==> flow/design.v <==
module sync_fifo (
    input  wire        clk,
    input  wire        reset,
    input  wire        FIFO_WR_EN,
    input  wire        FIFO_RD_EN,
    input  wire [31:0] write_data,
    output reg  [31:0] read_data,
    output wire        FIFO_FULL,
    output wire        FIFO_EMPTY
);
    localparam DEPTH      = 16;
    localparam ADDR_WIDTH = 4;            
    localparam PTR_WIDTH  = ADDR_WIDTH + 1;  
    reg [31:0] mem [0:DEPTH-1];
    reg [PTR_WIDTH-1:0] wr_ptr;    
    reg [PTR_WIDTH-1:0] rd_ptr;
    wire [ADDR_WIDTH-1:0] wr_addr = wr_ptr[ADDR_WIDTH-1:0];
    wire [ADDR_WIDTH-1:0] rd_addr = rd_ptr[ADDR_WIDTH-1:0];
    assign FIFO_EMPTY = (wr_ptr == rd_ptr);
    assign FIFO_FULL =
        (wr_addr == rd_addr) && (wr_ptr[PTR_WIDTH-1] != rd_ptr[PTR_WIDTH-1]);
    always @(posedge clk or posedge reset) begin
        if (reset) begin
            wr_ptr <= 0;
        end else begin
            if (FIFO_WR_EN && !FIFO_FULL) begin
                mem[wr_addr] <= write_data;
                wr_ptr <= wr_ptr + 1;        
            end
        end
    end
    always @(posedge clk or posedge reset) begin
        if (reset) begin
            rd_ptr <= 0;
            read_data <= 0;
        end else begin
            if (FIFO_RD_EN && !FIFO_EMPTY) begin
                read_data <= mem[rd_addr];
                rd_ptr <= rd_ptr + 1;        
            end
        end
    end
endmodule
`timescale 1ns / 1ps
module dma_controller(
    input wire clk,
    input wire reset,
    input wire trigger,
    input wire [4:0] length,
    input wire [31:0] source_address,
    input wire [31:0] destination_add,
    input wire ARREADY,
    input wire [31:0] RDATA,
    input wire RVALID,
    input wire AWREADY,
    input wire WREADY,
    input wire BVALID,
    output reg done,
    output reg [31:0] ARADDR,
    output reg ARVALID,
    output reg RREADY,
    output reg [31:0] AWADDR,
    output reg AWVALID,
    output reg [31:0] WDATA,
    output reg WVALID,
    output reg BREADY
);
    localparam READ_IDLE = 2'b00;
    localparam READ_INIT = 2'b01;
    localparam READ_WAIT = 2'b10;
    localparam READ_DATA = 2'b11;
    localparam WRITE_IDLE = 3'b000;
    localparam WRITE_WAIT = 3'b001;
    localparam WRITE_DATA = 3'b010;
    localparam WRITE_AW_HANDSHAKE = 3'b011;
    localparam WRITE_W_HANDSHAKE = 3'b100;
    localparam WRITE_RESP = 3'b101;
    localparam WRITE_STALL = 3'b110;
    reg [1:0] read_state;
    reg [2:0] write_state;
    reg [4:0] read_count, write_count;
    reg [31:0] current_read_addr, current_write_addr;
    reg [2:0] xfer_words;    
    reg fifo_write_en, fifo_read_en;
    wire fifo_full, fifo_empty;
    wire [31:0] fifo_read_data;
    reg [31:0] fifo_write_data;
    wire read_done, write_done;
    sync_fifo fifo (
        .clk(clk),
        .reset(reset),
        .FIFO_RD_EN(fifo_read_en),
        .FIFO_WR_EN(fifo_write_en),
        .write_data(fifo_write_data),
        .read_data(fifo_read_data),
        .FIFO_FULL(fifo_full),
        .FIFO_EMPTY(fifo_empty)
    );
    assign read_done = (read_count == xfer_words) && !(xfer_words == 0);
    assign write_done = (write_count == xfer_words) && !(xfer_words == 0);
    always @(posedge clk or posedge reset) begin
        if (reset) begin
            done <= 0;
        end
        else if (read_state == READ_IDLE && trigger) begin
            done <= 0;
        end
        else begin
            done <= read_done && write_done;
        end
    end    
    always @(posedge clk or posedge reset) begin
        if (reset) begin
            read_state <= READ_IDLE;
            read_count <= 0;
            xfer_words <= 0;
            ARADDR <= 0;
            ARVALID <= 0;
            RREADY <= 1;
            fifo_write_en <= 0;
        end else begin
            case (read_state)
                READ_IDLE: begin
                    ARADDR <= 0;
                    ARVALID <= 0;
                    if (trigger) begin
                        read_count <= 0;
                        xfer_words <= length[4:2];
                        current_read_addr <= source_address;
                        read_state <= READ_INIT;
                    end    
                end
                READ_INIT: begin
                    fifo_write_en <= 0;
                    if (read_count == xfer_words) begin    
                        read_state <= READ_IDLE;
                    end
                    else if (!fifo_full) begin
                        ARADDR <= current_read_addr;
                        ARVALID <= 1;
                        read_state <= READ_WAIT;
                    end
                end
                READ_WAIT: begin
                    if (ARREADY && ARVALID) begin
                        ARVALID <= 0;
                        read_state <= READ_DATA;
                    end
                end
                READ_DATA: begin
                    if (RVALID && RREADY) begin
                        fifo_write_en <= 1;
                        fifo_write_data <= RDATA;
                        read_count <= read_count + 1;
                        current_read_addr <= current_read_addr + 4;                 
                        read_state <= READ_INIT;
                    end    
                end                      
                default: read_state <= READ_IDLE;
            endcase
        end
    end
    always @(posedge clk or posedge reset) begin
        if (reset) begin
            write_state <= WRITE_IDLE;
            write_count <= 0;
            AWADDR <= 32'b0;            
            WDATA <= 32'b0;            
            AWVALID <= 0;
            WVALID <= 0;
            BREADY <= 1;
            fifo_read_en <= 0;
        end 
        else begin
            case (write_state)
                WRITE_IDLE: begin
                    AWADDR <= 32'b0;
                    WDATA <= 32'b0;
                    AWVALID <= 0;
                    WVALID <= 0;
                    if(!fifo_empty) begin
                        write_count <= 0;
                        current_write_addr <= destination_add;
                        fifo_read_en <= 1;
                        write_state <= WRITE_WAIT;
                    end
                    else if (trigger && read_state == READ_IDLE) begin
                        write_count <= 0;
                    end
                end
                WRITE_WAIT: begin
                    fifo_read_en <= 0;
                    if (write_count == xfer_words) begin   
                        write_state <= WRITE_IDLE;
                    end    
                    else begin
                        write_state <= WRITE_DATA;
                    end
                end
                WRITE_DATA: begin
                        AWADDR <= current_write_addr;
                        AWVALID <= 1;
                        WDATA <= fifo_read_data;
                        WVALID <= 1;
                        write_state <= WRITE_AW_HANDSHAKE;
                end
                WRITE_AW_HANDSHAKE: begin
                    if(AWVALID && AWREADY) begin
                        AWVALID <= 0;
                        write_state <= WRITE_W_HANDSHAKE;
                    end
                end
                WRITE_W_HANDSHAKE: begin
                    if(WVALID && WREADY) begin
                        WVALID <= 0;
                        write_state <= WRITE_RESP;
                    end
                end
                WRITE_RESP: begin
                    if(BVALID && BREADY) begin
                        write_count <= write_count + 1;
                        current_write_addr <= current_write_addr + 4;
                        if (!fifo_empty) begin
                            fifo_read_en <= 1;
                            write_state <= WRITE_WAIT;
                        end
                        else begin
                            write_state <= WRITE_STALL;
                        end
                    end
                end
                WRITE_STALL: begin
                    if (write_count == xfer_words) begin
                        write_state <= WRITE_IDLE;
                    end
                    else if (!fifo_empty) begin
                        fifo_read_en <= 1;
                        write_state <= WRITE_WAIT;
                    end
                end
                default: write_state <= WRITE_WAIT;
            endcase 
        end
    end
endmodule  
# From RTL to reports: dma_controller
# Tool output for the design above before and after an edit, in the order of the flow.
# "orig" refers to lines of the RTL above, "edited" to lines of the edited file.
# "change": "edited" minus "orig" as printed here. "change_rel_pct": 100 x difference / "orig".
# Operators: Yosys type, input widths -> output width; for muxes data width and select width s.
# Library cell names are shortened.
# A cell with n/a has no value.
[setup]
top = "dma_controller"
clock_port = "clk"
lib = "sky130hd"
corner = "tt_025C_1v80"

# Diff
# Unified diff, file above to edited file.
# This change comes from a script, not from a designer. No optimisation was intended, and the edited design may behave differently.
# begin of diff
@@ -57,5 +57,5 @@
     input wire BVALID,
     output reg done,
-    output reg [31:0] ARADDR,
+    output reg [15:0] ARADDR,
     output reg ARVALID,
     output reg RREADY,
# end of diff

# Word-level counts
# Counts by Yosys on the flattened word-level netlist (proc, flatten, opt, wreduce). Print and check cells are left out. Cells with the same type and inputs are merged into one.
[op_classes]
columns = ["item", "orig", "edited", "change", "change_rel_pct"]
rows = [
  ["shifts", 0, 0, 0, "n/a"],
  ["div_mod_pow", 0, 0, 0, "n/a"],
  ["logic", 1, 1, 0, 0.00],
  ["mul", 0, 0, 0, "n/a"],
  ["cmp", 0, 0, 0, "n/a"],
  ["n_reduce_logical", 58, 58, 0, 0.00],
  ["n_addsub", 6, 6, 0, 0.00],
  ["n_mux", 48, 48, 0, 0.00],
  ["equal", 56, 56, 0, 0.00],
]
[op_table]
columns = ["operator", "orig", "edited", "change", "change_rel_pct"]
rows = [
  ["$mux 32", 6, 4, -2, -33.33],
  ["$mux 16", 0, 2, 2, "n/a"],
  ["$pmux 32 s2", 5, 4, -1, -20.00],
  ["$pmux 16 s2", 0, 1, 1, "n/a"],
  ["$reduce_and 3->1", 22, 22, 0, 0.00],
  ["$eq 4x4->1 const B", 16, 16, 0, 0.00],
  ["$logic_and 1x1->1", 10, 10, 0, 0.00],
  ["$mux 1", 10, 10, 0, 0.00],
  ["$ne 2x2->1 const B", 10, 10, 0, 0.00],
  ["$eq 4x3->1 const B", 8, 8, 0, 0.00],
  ["$mux 2", 6, 6, 0, 0.00],
  ["$mux 3", 6, 6, 0, 0.00],
  ["$mux 5", 5, 5, 0, 0.00],
  ["$reduce_bool 2->1", 5, 5, 0, 0.00],
  ["$add 5x1->5 const B", 4, 4, 0, 0.00],
  ["$eq 4x2->1 const B", 4, 4, 0, 0.00],
  ["$reduce_and 2->1", 4, 4, 0, 0.00],
  ["$eq 3x3->1 const B", 3, 3, 0, 0.00],
  ["$logic_not 1->1", 3, 3, 0, 0.00],
  ["$pmux 1 s3", 3, 3, 0, 0.00],
  ["$reduce_and 4->1", 3, 3, 0, 0.00],
  ["$reduce_bool 3->1", 3, 3, 0, 0.00],
  ["$add 32x3->32 const B", 2, 2, 0, 0.00],
  ["$eq 2x2->1 const B", 2, 2, 0, 0.00],
  ["$eq 3x2->1 const B", 2, 2, 0, 0.00],
  ["$eq 4x1->1 const B", 2, 2, 0, 0.00],
  ["$eq 5x3->1", 2, 2, 0, 0.00],
  ["$logic_not 3->1", 2, 2, 0, 0.00],
]
# Not every row of either side is listed.
[bits]
columns = ["item", "orig", "edited", "change", "change_rel_pct"]
rows = [
  ["register_bits", 770, 754, -16, -2.08],
  ["in_bits", 109, 109, 0, 0.00],
  ["latch_bits", 0, 0, 0, "n/a"],
  ["ram_bits", 0, 0, 0, "n/a"],
  ["n_memories", 0, 0, 0, "n/a"],
  ["rom_bits", 0, 0, 0, "n/a"],
  ["clocked_rd_ports_x_width", 0, 0, 0, "n/a"],
]

# Depth
# Yosys ltp: most cells in a row. Word level: on the elaborated netlist, between registers, memories and ports. Mapped: between sequential cells and ports; inverters and the memories' decode and read muxes count.
[logic_depth]
columns = ["item", "orig", "edited", "change", "change_rel_pct"]
rows = [
  ["word_depth", 5, 5, 0, 0.00],
  ["abc_area", "0", "0", "n/a", "n/a"],
  ["depth_mapped", 10, 11, 1, 10.00],
  ["depth_no_buf", 7, 7, 0, 0.00],
]

# Mapped cells and area
# Source: synth_stat.txt of the flow (Yosys; design flattened, memories mapped). It holds for the ABC_AREA given above (unset counts as 0); a run with the other value may have another netlist.
[synth_totals]
columns = ["item", "orig", "edited", "change", "change_rel_pct"]
rows = [
  ["synth_area_um2", 31164.9, 29640.9, -1524.0, -4.89],
  ["cells", 2245, 2038, -207, -9.22],
  ["flip_flops", 776, 744, -32, -4.12],
]
[types]
columns = ["cell", "orig", "edited", "change", "change_rel_pct"]
rows = [
  ["nand2_1", 226, 163, -63, -27.88],
  ["clkbuf_1", 91, 44, -47, -51.65],
  ["o21ai_1", 45, 3, -42, -93.33],
  ["a21oi_1", 123, 83, -40, -32.52],
  ["buf_2", 29, 65, 36, 124.14],
  ["nor2_1", 133, 109, -24, -18.05],
  ["a22oi_1", 62, 82, 20, 32.26],
  ["o31ai_1", 11, 31, 20, 181.82],
  ["edfxtp_1", 608, 592, -16, -2.63],
  ["dfrtp_1", 166, 150, -16, -9.64],
  ["xor2_1", 35, 19, -16, -45.71],
  ["mux2i_1", 47, 32, -15, -31.91],
  ["nand4_1", 28, 13, -15, -53.57],
  ["nand2b_1", 48, 36, -12, -25.00],
  ["buf_1", 24, 12, -12, -50.00],
  ["a32oi_1", 7, 19, 12, 171.43],
  ["and3_1", 20, 31, 11, 55.00],
  ["nand3_1", 59, 49, -10, -16.95],
]
# Not every row of either side is listed.
# By module: a second synthesis without flattening, with its own total; a netlist apart from the flattened one above.
[hier_totals]
columns = ["item", "orig", "edited", "change", "change_rel_pct"]
rows = [
  ["hier_cells", 2175, 2069, -106, -4.87],
  ["hier_area_um2", 30957.2, 29597.1, -1360.1, -4.39],
]
# Rows give one instance, submodules left out.
[modules_orig]
columns = ["module", "n_inst", "n_cells", "mod_area_um2"]
rows = [
  ["sync_fifo", 1, 1316, 21146.5],
  ["dma_controller", 1, 859, 9810.7],
]
[modules_edited]
columns = ["module", "n_inst", "n_cells", "mod_area_um2"]
rows = [
  ["sync_fifo", 1, 1316, 21146.5],
  ["dma_controller", 1, 753, 8450.6],
]

# Worst setup path after synthesis
# OpenSTA on the mapped netlist: ideal clock, no wires. The path of least setup slack (recovery checks aside). Input and output delay are each 20% of the period. Register names are those of the netlist, which keeps one name where synthesis merged equal registers.
[synth_timing]
columns = ["item", "orig", "edited", "change", "change_rel_pct"]
rows = [
  ["kind", "input to register", "input to register", "n/a", "n/a"],
  ["start", "input reset", "input reset", "n/a", "n/a"],
  ["end", "register fifo.mem[12][0]", "register current_write_addr[10]", "n/a", "n/a"],
  ["setup_time_ns", 0.421, 0.390, -0.031, "n/a"],
  ["clock_period_ns", 4.0, 4.0, 0.0, 0.00],
  ["path_stages", 3, 3, 0, 0.00],
  ["launch_ns", 0.800, 0.800, 0.000, 0.00],
  ["slack_ns", -2.849, -1.715, 1.134, "n/a"],
  ["arrival_ns", 6.427, 5.325, -1.102, -17.15],
  ["required_time_ns", 3.579, 3.610, 0.031, 0.87],
  ["path_delay_ns", 6.048, 4.915, -1.133, -18.73],
  ["synth_period_reached_ns", 6.849, 5.715, -1.134, -16.56],
]
# "path_delay_ns" = arrival - input delay + setup time.
# "path_stages": output pins that drive a net of the path, with the launching flip-flop's if there is one; two outputs of one cell count as two.
# "synth_period_reached_ns" = period - worst setup slack (recovery checks aside). The figure is calculated, with input and output delays left at 20% of the set period.
# Between the ends stands the longest chain of elaborated cells between them, by number of cells; it is not shown to be the way that was timed. Of several equally long chains one is given.
# A line is the first line of the expression or statement that the cell stems from. Yosys adds cells for indexed reads and writes and turns some case tables into memories.
[synth_via_orig]
cell_sequence = "inv_1 > nand3_1 > nor2_1"
elab_chain_cells = 2
cone_cells = 2
classes_between = "logic: 1; reduce/logical: 1"
[synth_rtl_orig]
columns = ["item", "line_no", "rtl"]
rows = [
  ["start, declared", 47, "input wire reset,"],
  ["$not 1->1", "n/a", ""],
  ["$reduce_and 3->1", "n/a", ""],
  ["end, assigned", 27, "mem[wr_addr] <= write_data;"],
  ["end, declared", 14, "reg [31:0] mem [0:DEPTH-1];"],
]
[synth_via_edited]
cell_sequence = "clkbuf_1 > inv_1 > and3_1"
elab_chain_cells = 2
cone_cells = 2
classes_between = "logic: 1; reduce/logical: 1"
[synth_rtl_edited]
columns = ["item", "line_no", "rtl"]
rows = [
  ["start, declared", 47, "input wire reset,"],
  ["$not 1->1", "n/a", ""],
  ["$reduce_and 4->1", "n/a", ""],
  ["end, assigned", 183, "current_write_addr <= destination_add;"],
  ["end, assigned", 222, "current_write_addr <= current_write_addr + 4;"],
  ["end, declared", 82, "reg [31:0] current_read_addr, current_write_addr;"],
]

# Worst path after layout
# From the final timing report of the runs of pair 1: the path of least setup slack in the routed layout; clock arrival at registers is part of the times.
[layout_timing]
columns = ["item", "orig", "edited", "change", "change_rel_pct"]
rows = [
  ["kind", "register to register", "register to register", "n/a", "n/a"],
  ["start", "register fifo.rd_ptr[2]", "register fifo.rd_ptr[1]", "n/a", "n/a"],
  ["end", "register fifo.mem[5][11]", "register fifo.read_data[23]", "n/a", "n/a"],
  ["setup_time_ns", 0.30, 0.12, -0.18, "n/a"],
  ["launch_ns", 0.63, 0.61, -0.02, -3.17],
  ["required_time_ns", 4.32, 4.50, 0.18, 4.17],
  ["slack_ns", 1.14, 1.07, -0.07, "n/a"],
  ["clock_period_ns", 4.0, 4.0, 0.0, 0.00],
  ["path_stages", 7, 8, 1, 14.29],
  ["arrival_ns", 3.18, 3.43, 0.25, 7.86],
]
# Between the ends stands the longest chain of elaborated cells between them, by number of cells; it is not shown to be the way that was timed. Of several equally long chains one is given.
[layout_via_orig]
cell_sequence = "dfrtp_4 > xnor2_1 > and4_1 > a21boi_2 > nand2_1 > nor2_4 > buf_12"
elab_chain_cells = 5
cone_cells = 5
classes_between = "eq/ne: 1; reduce/logical: 4"
[layout_rtl_orig]
columns = ["item", "line_no", "rtl"]
rows = [
  ["start, declared", 16, "reg [PTR_WIDTH-1:0] rd_ptr;"],
  ["start, assigned", 34, "rd_ptr <= 0;"],
  ["start, assigned", 39, "rd_ptr <= rd_ptr + 1;"],
  ["$eq 4x4->1", 21, "(wr_addr == rd_addr) && (wr_ptr[PTR_WIDTH-1] != rd_ptr[PTR_WIDTH-1]);"],
  ["$logic_and 1x1->1", 21, ""],
  ["$logic_not 1->1", 26, "if (FIFO_WR_EN && !FIFO_FULL) begin"],
  ["$logic_and 1x1->1", 26, ""],
  ["$reduce_and 3->1", "n/a", ""],
  ["end, assigned", 27, "mem[wr_addr] <= write_data;"],
  ["end, declared", 14, "reg [31:0] mem [0:DEPTH-1];"],
]
[layout_via_edited]
cell_sequence = "dfrtp_1 > inv_1 > ha_4 > or3_1 > nor2_4 > or4_1 > a211oi_1 > o31ai_1"
elab_chain_cells = 3
cone_cells = 20
classes_between = "eq/ne: 16; mux: 1; reduce/logical: 3"
[layout_rtl_edited]
columns = ["item", "line_no", "rtl"]
rows = [
  ["start, declared", 16, "reg [PTR_WIDTH-1:0] rd_ptr;"],
  ["start, assigned", 34, "rd_ptr <= 0;"],
  ["start, assigned", 39, "rd_ptr <= rd_ptr + 1;"],
  ["$eq 5x5->1", 19, "assign FIFO_EMPTY = (wr_ptr == rd_ptr);"],
  ["$logic_not 1->1", 37, "if (FIFO_RD_EN && !FIFO_EMPTY) begin"],
  ["$logic_and 1x1->1", 37, ""],
  ["end, assigned", 35, "read_data <= 0;"],
  ["end, assigned", 38, "read_data <= mem[rd_addr];"],
  ["end, declared", 7, "output reg  [31:0] read_data,"],
]

# Layout results
# Runs of the flow (Yosys, OpenROAD) on both versions; the two runs of a pair have the same settings. The constraints put input and output delay at 20% of the set period each and load the outputs with 0.01 pF.
[flow_settings_pair_1]
CORE_UTILIZATION = 40
period_ns = 4.0
CAP_MARGIN = 20
CORE_MARGIN = 2
SLEW_MARGIN = 20
[measured_pair_1]
columns = ["item", "orig", "edited", "change", "change_rel_pct"]
rows = [
  ["post_synth_area_um2", 31164.9, 29640.9, -1524.0, -4.89],
  ["total_power_mw", 24.661, 23.751, -0.910, -3.69],
  ["period_less_ws_ns", 2.860, 2.929, 0.069, 2.41],
  ["die_footprint_um2", 80159.8, 76294.7, -3865.1, -4.82],
  ["fin_tns_ns", 0.000, 0.000, 0.000, "n/a"],
  ["fin_ws_ns", 1.140, 1.071, -0.069, "n/a"],
  ["final_stdcell_area_um2", 37400.9, 35203.8, -2197.1, -5.87],
]
[flow_settings_pair_2]
CELL_PAD_IN_SITES_GLOBAL_PLACEMENT = 3
CORE_MARGIN = 8
CORE_UTILIZATION = 24
GPL_ROUTABILITY_DRIVEN = 1
PLACE_DENSITY_LB_ADDON = 0.25
SLEW_MARGIN = 25
TNS_END_PERCENT = 100
period_ns = 1.69
CAP_MARGIN = 20
[measured_pair_2]
columns = ["item", "orig", "edited", "change", "change_rel_pct"]
rows = [
  ["post_synth_area_um2", 31164.9, 29640.9, -1524.0, -4.89],
  ["total_power_mw", 69.239, 67.890, -1.349, -1.95],
  ["period_less_ws_ns", 2.231, 2.200, -0.031, -1.39],
  ["die_footprint_um2", 141639.0, 135005.0, -6634.0, -4.68],
  ["fin_tns_ns", -294.161, -220.502, 73.659, "n/a"],
  ["fin_ws_ns", -0.541, -0.510, 0.031, "n/a"],
  ["final_stdcell_area_um2", 43820.8, 41238.3, -2582.5, -5.89],
]
# "period_less_ws_ns" = clock period - worst setup slack. The figure is calculated, with input and output delays left at 20% of the set period.
# "total_power_mw" is the tool's figure for a default switching activity; nothing was simulated.
